==> flow/design.v <==
module seq_mult(d, done, clk, a, b, go, reset);
  parameter n=32, log2n=5;
  output [2*n-1:0] d;
  output reg done;
	input clk;
	input [n-1:0] a, b;
	input go, reset;
	reg c;
	reg [n-1:0] p, q, m;
	reg [log2n:0]count;
	reg [n:0] sum;
	reg [log2n:0] count_n;
	always @(posedge clk, posedge reset)
		if(reset == 1) begin
			done <= 0;
		end
    else if(reset == 0) begin
			if(go) begin
				c <= 0;
        p <= 0;
				q <= a;
				m <= b;
				done <= 0;
				count <= n;
      end
			else if (!done) begin
				if (q[0] == 0) begin
					sum = 0 + p; 
				end
				else begin
					sum = m + p; 
				end
				{c,p,q} <= {sum,q} >> 1;
				count_n = count - 1;
				count <= count_n;
				if (count_n == 0) begin
					done <= 1;
				end
			end
		end
	assign d = {p,q};
endmodule
### Step by step through the tools: seq_mult

What the tools print for seq_mult, step after step.
Lines are those of the file above, counted from 1.
Operators carry their Yosys type and port widths (W data, S select, Z words).
Not given: --

* design top: seq_mult
* clock input: clk
* standard-cell library: sky130hd
* corner: tt_025C_1v80

### After elaboration

Source: Yosys, flattened and elaborated, memories not mapped. Widths are those after wreduce. Registers that Yosys merges into a memory's read port (data or address) are not register bits. Print and check cells do not count. Equal cells are merged and count once.

* add/sub/neg operators: 2
* multipliers: 0
* divide/modulo/power cells: 0
* order comparisons: 0
* equality and inequality tests: 1
* shift-type cells: 0
* mux-type cells: 8
* bitwise operators: 1
* reductions and logical operators: 3

Operators by type and width (number)
* $mux W32: 3
* $add A32 B32 Y33: 1
* $mux W33: 1
* $sub A6 B1 Y6 const B: 1
* $logic_not A6 Y1: 1
* $mux W6: 1
* $reduce_and A2 Y1: 2
* $mux W1: 3
* $ne A2 B1 Y1 const B: 1
* $not A1 Y1: 1

* register bits: 103
* latch bits: 0
* memory bits (writable): 0
* memory bits (read-only): 0
* word width x clocked read ports: 0
* memories: 0

### Logic depth

Yosys ltp: most cells in a row. Word level: on the elaborated netlist, between registers, memories and ports. Mapped: between sequential cells and ports; inverters and the memories' decode and read muxes count.

* depth in word-level cells: 5
* ABC_AREA: 1
* depth in mapped cells: 13
* gate-level depth less buffers: 13

### Netlist

Source: synth_stat.txt of the flow (Yosys; design flattened, memories mapped). It holds for the ABC_AREA given above (unset counts as 0); a run with the other value may have another netlist.

Cells by type
* sky130_fd_sc_hd__edfxtp_1: number 102, total area 3.06E+03 sq um
* sky130_fd_sc_hd__nand2_1: number 329, total area 1.23E+03 sq um
* sky130_fd_sc_hd__inv_1: number 149, total area 559.286 sq um
* sky130_fd_sc_hd__ha_1: number 34, total area 425.408 sq um
* sky130_fd_sc_hd__nor2_1: number 98, total area 367.853 sq um
* sky130_fd_sc_hd__nand3_1: number 41, total area 205.197 sq um
* sky130_fd_sc_hd__a21oi_1: number 26, total area 130.125 sq um
* sky130_fd_sc_hd__xor2_1: number 10, total area 87.584 sq um
* sky130_fd_sc_hd__o21ai_0: number 17, total area 85.082 sq um
* sky130_fd_sc_hd__xnor2_1: number 9, total area 78.826 sq um
* sky130_fd_sc_hd__clkbuf_1: number 13, total area 48.797 sq um
* sky130_fd_sc_hd__nand2_2: number 7, total area 43.792 sq um
* sky130_fd_sc_hd__nor2_2: number 5, total area 31.28 sq um
* sky130_fd_sc_hd__dfrtp_1: number 1, total area 25.024 sq um
* sky130_fd_sc_hd__fa_1: number 1, total area 20.019 sq um
* sky130_fd_sc_hd__nor3_1: number 4, total area 20.019 sq um
* sky130_fd_sc_hd__and3_1: number 3, total area 18.768 sq um
* sky130_fd_sc_hd__nand4_1: number 3, total area 18.768 sq um

Not listed: further types 10, cells in them 14.

* cells in the netlist: 866
* cell area after synthesis: 6553.8 sq um
* flip-flop cells: 103
* buffers: 17

### Timing after synthesis

OpenSTA on the mapped netlist: ideal clock, no wires. The path of least setup slack (recovery checks aside). Input and output delay are each 20% of the period. Register names are those of the netlist, which keeps one name where synthesis merged equal registers.

* kind: input-to-reg
* from: input go
* to: register count[0]
* clock period: 3.3 ns
* setup time: 0.522 ns
* arrival: 4.566 ns
* slack: -1.787 ns
* delay of the path: 4.428 ns
* stages: 4
* buffers on the path: 2
* synthesis period reached: 5.087 ns

"delay of the path" is the arrival time less input delay plus setup time.
"stages" counts driving pins, that of a launching flip-flop among them; a cell with two outputs on the path counts twice.
"synthesis period reached" = period - worst setup slack (recovery checks aside). The figure is calculated, with input and output delays left at 20% of the set period.

* cell sequence: sky130_fd_sc_hd__clkbuf_1 > sky130_fd_sc_hd__inv_1 > sky130_fd_sc_hd__clkbuf_1 > sky130_fd_sc_hd__a21oi_1
* length of the longest elaborated chain: 0
* elaborated cells between the ends (all ways): 0

Ends and longest elaborated chain, post-synthesis
* from (decl): line 7 `input go, reset;`
* to (assign): line 24 `count <= n;`
* to (assign): line 35 `count <= count_n;`
* to (decl): line 10 `reg [log2n:0]count;`

### Path in the finished layout

Path of least setup slack in the final report of run 1 (OpenROAD, finished layout, wires in). Where an end is a register, its clock arrival counts in the times.

* kind: reg-to-reg
* from: register p[0]
* to: register p[19]
* clock period: 3.35 ns
* setup time: 0.23 ns
* arrival: 2.49 ns
* slack: 0.99 ns
* stages: 13
* buffers on the path: 0

The rows between start and end are the longest chain of elaborated cells between them; the timing report does not say that the signal goes this way. Where chains are equally long, one stands for them.
A line is the first line of the expression or statement that the cell stems from. Yosys adds cells for indexed reads and writes and turns some case tables into memories.

* cell sequence: sky130_fd_sc_hd__edfxtp_1 > sky130_fd_sc_hd__ha_1 > sky130_fd_sc_hd__fa_1 > sky130_fd_sc_hd__nand3_1 > sky130_fd_sc_hd__nand3_1 > sky130_fd_sc_hd__nand3_1 > sky130_fd_sc_hd__nand3_1 > sky130_fd_sc_hd__nand3_1 > sky130_fd_sc_hd__nand2_1 > sky130_fd_sc_hd__nand2_1 > sky130_fd_sc_hd__nand3_1 > sky130_fd_sc_hd__nand2_1 > sky130_fd_sc_hd__inv_1
* length of the longest elaborated chain: 3
* elaborated cells between the ends (all ways): 3
* those cells by class: add/sub: 1; mux: 2

Ends and longest elaborated chain, post-layout
* from (decl): line 9 `reg [n-1:0] p, q, m;`
* from (assign): line 20 `p <= 0;`
* $add A32 B32 Y33: line 31 `sum = m + p;`
* $mux W33: line 27 `if (q[0] == 0) begin`
* $mux W32: line 26 `else if (!done) begin`
* to (assign): line 20
* to (decl): line 9

# Flow runs of seq_mult

Top module seq_mult; platform sky130hd; tools Yosys and OpenROAD; 5 stored runs in no particular order. Input and output delays are each 20% of the period that was set; the output load is 0.01 pF.

### Run 1

Settings: `ABC_AREA=1`, `CAP_MARGIN=10`, `CORE_MARGIN=7`, `CORE_UTILIZATION=37`, `GPL_TIMING_DRIVEN=1`, `MAX_ROUTING_LAYER=met5`, `MIN_ROUTING_LAYER=met1`, `PLACE_DENSITY_LB_ADDON=0.09`, `SETUP_SLACK_MARGIN=0.63`, `SLEW_MARGIN=0`, `TNS_END_PERCENT=95`, `period_ns=3.35`

- Standard-cell area after routing: 8449.4 sq um
- Die outline area: 21635.5 sq um
- Synthesis area: 6553.8 sq um
- Post-route setup TNS: 0.000 ns
- Worst slack on setup checks: 0.988 ns

### Run 2

Settings: `ABC_AREA=1`, `CELL_PAD_IN_SITES_DETAIL_PLACEMENT=1`, `CELL_PAD_IN_SITES_GLOBAL_PLACEMENT=0`, `CORE_ASPECT_RATIO=0.63`, `CTS_CLUSTER_DIAMETER=160`, `CTS_CLUSTER_SIZE=80`, `GPL_TIMING_DRIVEN=0`, `SETUP_SLACK_MARGIN=-0.01`, `SLEW_MARGIN=5`, `TNS_END_PERCENT=60`, `period_ns=4.79`, `CAP_MARGIN=20`, `CORE_MARGIN=2`, `CORE_UTILIZATION=40`

- Standard-cell area after routing: 8535.7 sq um
- Die outline area: 17452.0 sq um
- Synthesis area: 6553.8 sq um
- Post-route setup TNS: 0.000 ns
- Worst slack on setup checks: 2.209 ns

### Run 3

Settings: `ABC_AREA=1`, `CELL_PAD_IN_SITES_GLOBAL_PLACEMENT=3`, `CORE_MARGIN=4`, `CORE_UTILIZATION=68`, `CTS_CLUSTER_DIAMETER=262`, `CTS_CLUSTER_SIZE=89`, `GPL_ROUTABILITY_DRIVEN=0`, `GPL_TIMING_DRIVEN=0`, `HOLD_SLACK_MARGIN=0.25`, `MIN_ROUTING_LAYER=met2`, `PLACE_DENSITY_LB_ADDON=0.19`, `SETUP_SLACK_MARGIN=0.14`, `TNS_END_PERCENT=20`, `period_ns=4.03`, `CAP_MARGIN=20`, `SLEW_MARGIN=20`

Incomplete, placement halted on FLW-0024.

### Run 4

Settings: `CTS_CLUSTER_DIAMETER=235`, `CTS_CLUSTER_SIZE=80`, `SETUP_SLACK_MARGIN=-0.01`, `SLEW_MARGIN=20`, `TNS_END_PERCENT=20`, `period_ns=3.3`, `CAP_MARGIN=20`, `CORE_MARGIN=2`, `CORE_UTILIZATION=40`

- Standard-cell area after routing: 7676.1 sq um
- Die outline area: 15622.5 sq um
- Synthesis area: 5855.6 sq um
- Post-route setup TNS: 0.000 ns
- Worst slack on setup checks: 0.396 ns

### Run 5

Settings: `ABC_AREA=1`, `CORE_UTILIZATION=40`, `CTS_CLUSTER_SIZE=89`, `GPL_ROUTABILITY_DRIVEN=0`, `PLACE_DENSITY_LB_ADDON=0.15`, `SETUP_SLACK_MARGIN=0.1`, `period_ns=3.3`, `CAP_MARGIN=20`, `CORE_MARGIN=2`, `SLEW_MARGIN=20`

- Standard-cell area after routing: 8433.1 sq um
- Die outline area: 17424.0 sq um
- Synthesis area: 6553.8 sq um
- Post-route setup TNS: 0.000 ns
- Worst slack on setup checks: 0.948 ns
